==> flow/design.v <==
`timescale 1ns / 1ps
module signalReceive(clk, rst, SCK, MOSI, byteReceived, dataByte, SSEL);
input clk;
input rst;
input SCK, SSEL, MOSI;
output byteReceived;
output [7:0] dataByte;
reg [2:0] bitcnt;
reg byte_received;   
reg [7:0] byte_data_received;
assign byteReceived = byte_received;
assign dataByte = byte_data_received;
reg [2:0] SCKr;  
reg [2:0] SSELr;  
reg [1:0] MOSIr; 
always @(posedge clk) 
begin
  if (rst)
    SCKr <= 3'b000;
  else
    SCKr <= {SCKr[1:0], SCK};
end
wire SCK_risingedge = (SCKr[2:1]==2'b01);   
wire SCK_fallingedge = (SCKr[2:1]==2'b10);   
always @(posedge clk) 
begin
  if (rst)
    SSELr <= 3'b111;
  else
    SSELr <= {SSELr[1:0], SSEL};
end
wire SSEL_active = ~SSELr[1];   
wire SSEL_startmessage = (SSELr[2:1]==2'b10);   
wire SSEL_endmessage = (SSELr[2:1]==2'b01);   
always @(posedge clk) 
begin
  MOSIr <= {MOSIr[0], MOSI};
end
wire MOSI_data = MOSIr[1];
always @(posedge clk)
begin
  if(rst)
  begin
    bitcnt <= 3'b000;
  end
  else if(~SSEL_active)
  begin
    bitcnt <= 3'b000;
  end
  else
  begin
    if(SCK_risingedge)
    begin
      bitcnt <= bitcnt + 3'b001;
      byte_data_received <= {byte_data_received[6:0], MOSI_data};
    end
  end
end
always @(posedge clk)
begin    
  if (rst)
    byte_received <= 1'b0;
  else
    byte_received <= SSEL_active && SCK_risingedge && (bitcnt==3'b111);
end 
endmodule
module sending(clk, rst, SCK, MISO, SSEL, data, signalReceived, byteSent);
input clk;
input rst;
input SCK;
output MISO;
input SSEL;
input [7:0] data;
input signalReceived;
output byteSent;
reg byte_sent;
assign byteSent = byte_sent;
reg [7:0] byte_data_sent;
reg byte_sent_2clk;
reg [2:0] cnt;
reg [2:0] SCKr;  
always @(posedge clk) 
begin
 if (rst)
   SCKr <= 3'b000;
 else
   SCKr <= {SCKr[1:0], SCK};
end
wire SCK_risingedge = (SCKr[2:1]==2'b01);   
wire SCK_fallingedge = (SCKr[2:1]==2'b10);   
reg [2:0] SSELr;  
always @(posedge clk) 
begin
  if (rst)
    SSELr <= 3'b111;
  else
    SSELr <= {SSELr[1:0], SSEL};
end
wire SSEL_active = ~SSELr[1];   
wire SSEL_startmessage = (SSELr[2:1]==2'b10);   
wire SSEL_endmessage = (SSELr[2:1]==2'b01);   
always @(posedge clk) 
begin
  if(rst)
  begin
    cnt <= 3'b000;
    byte_data_sent <= 8'h00;
  end
  else if(signalReceived)
  begin
    if(~SSEL_active) 
    begin
      cnt<=3'b000;   
    end
    else
    begin
      if(byte_sent_2clk)
      begin
        byte_data_sent <= data;
      end
      if(SCK_risingedge)
      begin
        cnt <= cnt + 3'b001;
        byte_data_sent <= {byte_data_sent[6:0], 1'b0};
      end
    end
  end
end
always @(posedge clk)
begin
  if(rst)
  begin
    byte_sent_2clk <= 1'b0;
    byte_sent <= 1'b0;
  end
  else if(signalReceived)
  begin
    if (byte_sent_2clk)
    begin
      byte_sent_2clk <= 1'b0;
    end
    if (byte_sent)
    begin
      byte_sent_2clk <= 1'b1;
      byte_sent <= SSEL_active && SCK_risingedge && (cnt==3'b111);
    end
    else
    begin
      byte_sent <= SSEL_active && SCK_risingedge && (cnt==3'b111);
    end
  end
end
assign MISO = byte_data_sent[7];   
endmodule
`timescale 1ns / 1ps
module signalProcess(clk, rst, SCK, MOSI, MISO, SSEL);
input clk;
input rst;
input SCK, SSEL, MOSI;
output MISO;
wire [7:0] dataByte;
wire [7:0] sendByte;
reg [7:0] compressedX [63:0];
reg [6:0] inputCounter;
wire byte_received;
reg signalReceived;
wire byteSent;
integer i;
integer j;
assign sendByte = compressedX[j[5:0]];
signalReceive srA(.clk(clk), .rst(rst), .SCK(SCK), .MOSI(MOSI), .byteReceived(byte_received), .dataByte(dataByte), .SSEL(SSEL));
always @(posedge clk)
begin 
  if(rst)
  begin
    i <= 0;
    inputCounter <= 7'b0000000;
  end
  else if(~signalReceived)
  begin
    if(byte_received)
    begin
      i <= i+1;
      inputCounter <= inputCounter + 7'b0000001; 
    end
  end
end
always @(posedge clk)
begin 
  if(~rst && ~signalReceived && byte_received && i >= 0 && i < 64)
    compressedX[i[5:0]] <= dataByte;
end
always @(posedge clk)
begin
  if(rst)
    signalReceived <= 1'b0;
  else
    signalReceived <= (inputCounter == 7'b1000000);
end
sending sB(.clk(clk), .rst(rst), .SCK(SCK), .MISO(MISO), .SSEL(SSEL), .data(sendByte), .signalReceived(signalReceived), .byteSent(byteSent));
always @(posedge clk)
begin
  if(rst)
    j <= -1;
  else if(signalReceived)
  begin
    if(byteSent)
    begin
      j <= j+1;
    end 
  end
end
endmodule
--- tool output ---
# Step by step through the tools: signalProcess

Module signalProcess before and after one edit of its RTL, step after step.
Lines under "before" count in the file above, lines under "after" in the edited file.
"change": "after" minus "before" as printed here. "rel. change": 100 x difference / "before".
Library cell names are shortened.
A cell with - has no value.

Top: signalProcess
Clock input: clk
Standard-cell library: sky130hd
Library corner: tt_025C_1v80

# The edit

Unified diff, file above to edited file.
This change comes from a script, not from a designer. The edited design behaves differently; no optimisation was intended.

```diff
@@ -198,5 +198,11 @@
     signalReceived <= (inputCounter == 7'b1000000);
 end
-sending sB(.clk(clk), .rst(rst), .SCK(SCK), .MISO(MISO), .SSEL(SSEL), .data(sendByte), .signalReceived(signalReceived), .byteSent(byteSent));
+wire MISO_p, MISO_n;
+wire byteSent_p, byteSent_n;
+sending sB(.clk(clk), .rst(rst), .SCK(SCK), .MISO(MISO_p), .SSEL(SSEL), .data(sendByte), .signalReceived(signalReceived), .byteSent(byteSent_p));
+sending sB_2 (.clk(clk), .rst(rst), .SCK(SCK), .MISO(MISO_n), .SSEL(SSEL), .data(~sendByte),
+    .signalReceived(signalReceived), .byteSent(byteSent_n));
+assign MISO = MISO_p ^ MISO_n;
+assign byteSent = byteSent_p ^ byteSent_n;
 always @(posedge clk)
 begin
```

# Elaborated design

Source: Yosys, flattened and elaborated, memories not mapped. Widths are those after wreduce. Print and check cells do not count. Equal cells are merged and count once.
Yosys's memory passes give these memory sizes; they may raise the number of words (mostly to a power of two), join words into wider ones and drop unused or constant bits.

Storage and ports:

| element                         | before | after | change | rel. change (%) |
| register bits                   | 109    | 127   | +18    | +16.51 |
| memory bits (writable)          | 512    | 512   | 0      | 0.00 |
| word width x clocked read ports | 8      | 8     | 0      | 0.00 |
| memory cells                    | 1      | 1     | 0      | 0.00 |
| output and inout bits           | 1      | 1     | 0      | 0.00 |
| cells after elaboration         | 59     | 83    | +24    | +40.68 |

Memories:

| element                                 | before                 | after |
| words x width with read and write ports | compressedX 64x8 r1 w1 | compressedX 64x8 r1 w1 |

Cells by class:

| element                       | before | after | change | rel. change (%) |
| $add $sub $neg                | 5      | 6     | +1     | +20.00 |
| $lt $le $gt $ge               | 2      | 2     | 0      | 0.00 |
| equality and inequality tests | 5      | 7     | +2     | +40.00 |
| mux-type cells                | 10     | 15    | +5     | +50.00 |
| bitwise operators             | 4      | 8     | +4     | +100.00 |
| reduce/logical cells          | 16     | 22    | +6     | +37.50 |

Operator list:

| operator                                                               | before | after | change | rel. change (%) |
| 1-bit logical AND                                                      | 8      | 10    | +2     | +25.00 |
| 8-bit 2-to-1 mux                                                       | 3      | 5     | +2     | +66.67 |
| 3-bit 2-to-1 mux                                                       | 2      | 4     | +2     | +100.00 |
| 2-bit nonzero test                                                     | 2      | 4     | +2     | +100.00 |
| 1-bit bitwise XOR                                                      | 0      | 2     | +2     | - |
| 1-bit NOT                                                              | 4      | 5     | +1     | +25.00 |
| 2-bit AND reduction                                                    | 3      | 4     | +1     | +33.33 |
| 3-bit by 1-bit adder with 3-bit output (second input constant)         | 2      | 3     | +1     | +50.00 |
| 2-bit by 1-bit equality test with 1-bit output (second input constant) | 2      | 3     | +1     | +50.00 |
| 3-bit equality test (second input constant)                            | 2      | 3     | +1     | +50.00 |
| 1-bit 2-to-1 mux                                                       | 2      | 3     | +1     | +50.00 |
| 3-bit AND reduction                                                    | 2      | 3     | +1     | +50.00 |
| 8-bit NOT                                                              | 0      | 1     | +1     | - |

Operator kinds equal on both sides are left out: 7.

# Depth

Yosys ltp: most cells in a row. Word level: on the elaborated netlist, between registers, memories and ports. Mapped: between sequential cells and ports; inverters and the memories' decode and read muxes count.

Logic depth:

| element                       | before | after | change | rel. change (%) |
| depth in word-level cells     | 6      | 6     | 0      | 0.00 |
| ABC_AREA                      | 0      | 0     | -      | - |
| mapped depth                  | 8      | 10    | +2     | +25.00 |
| gate-level depth less buffers | 6      | 6     | 0      | 0.00 |

# Mapped cells and area

Yosys stat after the flow's synthesis: flattened, memories mapped to cells. It holds for the ABC_AREA given above (unset counts as 0); a run with the other value may have another netlist.

Mapped netlist:

| element                           | before  | after   | change  | rel. change (%) |
| mapped cells                      | 1317    | 1483    | +166    | +12.60 |
| cell area after synthesis (µm²)   | 23388.7 | 24402.2 | +1013.5 | +4.33 |
| sequential part of the area (µm²) | 17136.4 | 17396.7 | +260.3  | +1.52 |
| flip-flop cells                   | 596     | 609     | +13     | +2.18 |
| buffers                           | 69      | 77      | +8      | +11.59 |

Cells by type:

| type     | before | after | change | rel. change (%) |
| mux2i_1  | 27     | 107   | +80    | +296.30 |
| mux4_2   | 126    | 69    | -57    | -45.24 |
| a22oi_1  | 1      | 36    | +35    | +3500.00 |
| mux2_2   | 3      | 36    | +33    | +1100.00 |
| a21oi_1  | 20     | 48    | +28    | +140.00 |
| nand2_1  | 83     | 65    | -18    | -21.69 |
| nand3_1  | 29     | 11    | -18    | -62.07 |
| o22ai_1  | 1      | 19    | +18    | +1800.00 |
| o21ai_0  | 24     | 9     | -15    | -62.50 |
| mux2_1   | 0      | 14    | +14    | - |
| dfxtp_1  | 76     | 89    | +13    | +17.11 |
| xor2_1   | 15     | 25    | +10    | +66.67 |
| a31oi_1  | 0      | 10    | +10    | - |
| nor4_1   | 16     | 7     | -9     | -56.25 |
| o21ai_1  | 1      | 10    | +9     | +900.00 |
| nor2_1   | 131    | 139   | +8     | +6.11 |
| o221ai_1 | 8      | 0     | -8     | -100.00 |
| clkbuf_1 | 28     | 35    | +7     | +25.00 |

Cell types equal on both sides are left out: 4.
Not every row of either side is listed.
By module: a second synthesis without flattening, with its own total; a netlist apart from the flattened one above.

Unflattened totals:

| element                                 | before  | after   | change | rel. change (%) |
| cell total of the unflattened synthesis | 1302    | 1396    | +94    | +7.22 |
| area (unflattened synthesis) (µm²)      | 23577.6 | 24569.8 | +992.2 | +4.21 |

Each row is one instance without its submodules.

By module, before:

| module        | times used | cells | area (µm²) | sequential area (µm²) |
| signalProcess | 1          | 1175  | 22142.5    | 16415.7 |
| sending       | 1          | 92    | 844.6      | 360.3 |
| signalReceive | 1          | 35    | 590.6      | 460.4 |

By module, after:

| module        | times used | cells | area (µm²) | sequential area (µm²) |
| signalProcess | 1          | 1177  | 22290.1    | 16415.7 |
| sending       | 2          | 92    | 844.6      | 360.3 |
| signalReceive | 1          | 35    | 590.6      | 460.4 |

# Timing after synthesis

Path of least setup slack by OpenSTA after synthesis, without wires, with an ideal clock, recovery checks aside; 20% of the period is set as input and as output delay. Where synthesis merged equal registers, the netlist keeps one of their names.

Timing post-synthesis:

| element                           | before                 | after                  | change | rel. change (%) |
| kind                              | input to register      | input to register      | -      | - |
| start                             | in rst                 | in rst                 | -      | - |
| end                               | mem compressedX[58][0] | mem compressedX[59][0] | -      | - |
| clock period (ns)                 | 10.0                   | 10.0                   | 0.0    | 0.00 |
| external input delay (ns)         | 2.000                  | 2.000                  | 0.000  | 0.00 |
| library setup time (ns)           | 0.370                  | 0.371                  | +0.001 | - |
| launch time at the first pin (ns) | 2.000                  | 2.000                  | 0.000  | 0.00 |
| arrival (ns)                      | 3.323                  | 3.208                  | -0.115 | -3.46 |
| setup slack (ns)                  | 6.306                  | 6.421                  | +0.115 | - |
| path delay (ns)                   | 1.693                  | 1.579                  | -0.114 | -6.73 |
| stages                            | 5                      | 5                      | 0      | 0.00 |
| buffers on the path               | 0                      | 0                      | 0      | - |
| synthesis period reached (ns)     | 3.694                  | 3.579                  | -0.115 | -3.11 |

"path delay" is the arrival time less input delay plus setup time.
"stages" counts driving pins, that of a launching flip-flop among them; a cell with two outputs on the path counts twice.
"synthesis period reached" = period - worst setup slack (recovery checks aside). The figure is calculated, with input and output delays left at 20% of the set period.
Between the ends stands the longest chain of elaborated cells between them, by number of cells; it is not shown to be the way that was timed. Of several equally long chains one is given.
Each line given opens the expression or statement behind the cell; cells for indexed reads and writes are added by Yosys, which also makes memories of some case tables.
before: Only ways into the end's enable, where the timed path ends, are counted here.

Between the ends, post-synthesis, before:
Path through: nor4_1 nand4_1 nor2_1 nand4_1 nor2_1
Length of the longest elaborated chain: 6
Elaborated cells on any way between the ends: 7
RTL lines with such cells: 1
Those cells by class: 2 x mux; 1 x logic; 4 x reduce/logical

Ends and longest elaborated chain, post-synthesis, before:

| element              | line | RTL |
| start: declaration   | 158  | `input rst;` |
| 1-bit NOT            | 190  | `if(~rst && ~signalReceived && byte_received && i >= 0 && i < 64)` |
| 1-bit logical AND x4 | 190  |  |
| 6-bit 2-to-1 mux     | 190  |  |
| end: declaration     | 163  | `reg [7:0] compressedX [63:0];` |

after: Only ways into the end's enable, where the timed path ends, are counted here.

Between the ends, post-synthesis, after:
Path through: nor4_1 nand4_1 nor3_1 nand2_1 nor2_1
Length of the longest elaborated chain: 6
Elaborated cells on any way between the ends: 7
RTL lines with such cells: 1
Those cells by class: 2 x mux; 1 x logic; 4 x reduce/logical

Ends and longest elaborated chain, post-synthesis, after:

| element              | line | RTL |
| start: declaration   | 158  | `input rst;` |
| 1-bit NOT            | 190  | `if(~rst && ~signalReceived && byte_received && i >= 0 && i < 64)` |
| 1-bit logical AND x4 | 190  |  |
| 6-bit 2-to-1 mux     | 190  |  |
| end: declaration     | 163  | `reg [7:0] compressedX [63:0];` |

# Path in the finished layout

Path of least setup slack in the final report of the runs of pair A (OpenROAD, finished layout, wires in). Where an end is a register, its clock arrival counts in the times.

Timing post-layout:

| element                           | before                 | after                  | change | rel. change (%) |
| kind                              | input to register      | input to register      | -      | - |
| start                             | in rst                 | in rst                 | -      | - |
| end                               | mem compressedX[53][4] | mem compressedX[19][1] | -      | - |
| clock period (ns)                 | 10.0                   | 10.0                   | 0.0    | 0.00 |
| external input delay (ns)         | 2.00                   | 2.00                   | 0.00   | 0.00 |
| library setup time (ns)           | 0.37                   | 0.37                   | 0.00   | - |
| launch time at the first pin (ns) | 2.00                   | 2.00                   | 0.00   | 0.00 |
| arrival (ns)                      | 4.73                   | 4.34                   | -0.39  | -8.25 |
| setup slack (ns)                  | 5.52                   | 5.89                   | +0.37  | - |
| stages                            | 6                      | 6                      | 0      | 0.00 |
| buffers on the path               | 1                      | 1                      | 0      | 0.00 |

Between the ends stands the longest chain of elaborated cells between them, by number of cells; it is not shown to be the way that was timed. Of several equally long chains one is given.
before: Only ways into the end's enable, where the timed path ends, are counted here.

Between the ends, post-layout, before:
Path through: buf_2 nor4_1 nand4_1 nor2_1 nand3_1 nor2_1
Length of the longest elaborated chain: 6
Elaborated cells on any way between the ends: 7
RTL lines with such cells: 1
Those cells by class: 2 x mux; 1 x logic; 4 x reduce/logical

Ends and longest elaborated chain, post-layout, before:

| element              | line | RTL |
| start: declaration   | 158  | `input rst;` |
| 1-bit NOT            | 190  | `if(~rst && ~signalReceived && byte_received && i >= 0 && i < 64)` |
| 1-bit logical AND x4 | 190  |  |
| 6-bit 2-to-1 mux     | 190  |  |
| end: declaration     | 163  | `reg [7:0] compressedX [63:0];` |

after: Only ways into the end's enable, where the timed path ends, are counted here.

Between the ends, post-layout, after:
Path through: buf_2 nor4_1 nand4_1 nor3_1 nand2_1 nor2_1
Length of the longest elaborated chain: 6
Elaborated cells on any way between the ends: 7
RTL lines with such cells: 1
Those cells by class: 2 x mux; 1 x logic; 4 x reduce/logical

Ends and longest elaborated chain, post-layout, after:

| element              | line | RTL |
| start: declaration   | 158  | `input rst;` |
| 1-bit NOT            | 190  | `if(~rst && ~signalReceived && byte_received && i >= 0 && i < 64)` |
| 1-bit logical AND x4 | 190  |  |
| 6-bit 2-to-1 mux     | 190  |  |
| end: declaration     | 163  | `reg [7:0] compressedX [63:0];` |

# Measured runs

Both versions went through the flow (Yosys, OpenROAD) with the same settings in each pair. Constraints: input delay and output delay 20% of the set period each, output load 0.01 pF.

Settings, pair A:
CORE_UTILIZATION: 40
period_ns: 10.0
CAP_MARGIN: 20
CORE_MARGIN: 2
SLEW_MARGIN: 20

Measured results, pair A:

| element                                      | before  | after   | change  | rel. change (%) |
| synthesis area (µm²)                         | 23388.7 | 24402.2 | +1013.5 | +4.33 |
| die footprint (µm²)                          | 60422.6 | 62996.0 | +2573.4 | +4.26 |
| standard-cell area of the final layout (µm²) | 26128.8 | 27157.3 | +1028.5 | +3.94 |
| utilization after layout (%)                 | 45.2    | 45.0    | -0.2    | - |
| setup slack of the worst path (ns)           | 5.517   | 5.887   | +0.370  | - |
| final setup TNS (ns)                         | 0.000   | 0.000   | 0.000   | - |
| post-route worst hold slack (ns)             | 0.330   | 0.328   | -0.002  | - |
| total power after layout (uW)                | 4943    | 5042    | +99     | +2.00 |
| clock period reached (ns)                    | 4.483   | 4.113   | -0.370  | -8.25 |

Settings, pair B:
CELL_PAD_IN_SITES_GLOBAL_PLACEMENT: 2
CORE_UTILIZATION: 46
CTS_CLUSTER_DIAMETER: 271
MAX_ROUTING_LAYER: met4
period_ns: 3.86
CAP_MARGIN: 20
CORE_MARGIN: 2
SLEW_MARGIN: 20

Measured results, pair B:

| element                                      | before  | after   | change  | rel. change (%) |
| synthesis area (µm²)                         | 23388.7 | 24402.2 | +1013.5 | +4.33 |
| die footprint (µm²)                          | 52665.7 | 54905.9 | +2240.2 | +4.25 |
| standard-cell area of the final layout (µm²) | 26739.4 | 27619.0 | +879.6  | +3.29 |
| utilization after layout (%)                 | 53.3    | 52.6    | -0.7    | - |
| setup slack of the worst path (ns)           | 1.072   | 0.942   | -0.130  | - |
| final setup TNS (ns)                         | 0.000   | 0.000   | 0.000   | - |
| post-route worst hold slack (ns)             | 0.335   | 0.331   | -0.004  | - |
| total power after layout (uW)                | 12883   | 13324   | +441    | +3.42 |
| clock period reached (ns)                    | 2.788   | 2.918   | +0.130  | +4.66 |

By "clock period reached" is meant the clock period of the run minus its worst setup slack. This is arithmetic on one report: input and output delays are still those of the set period (20% each).
"total power after layout": no workload was simulated; the value follows from the tool's default switching activity.
--- end ---
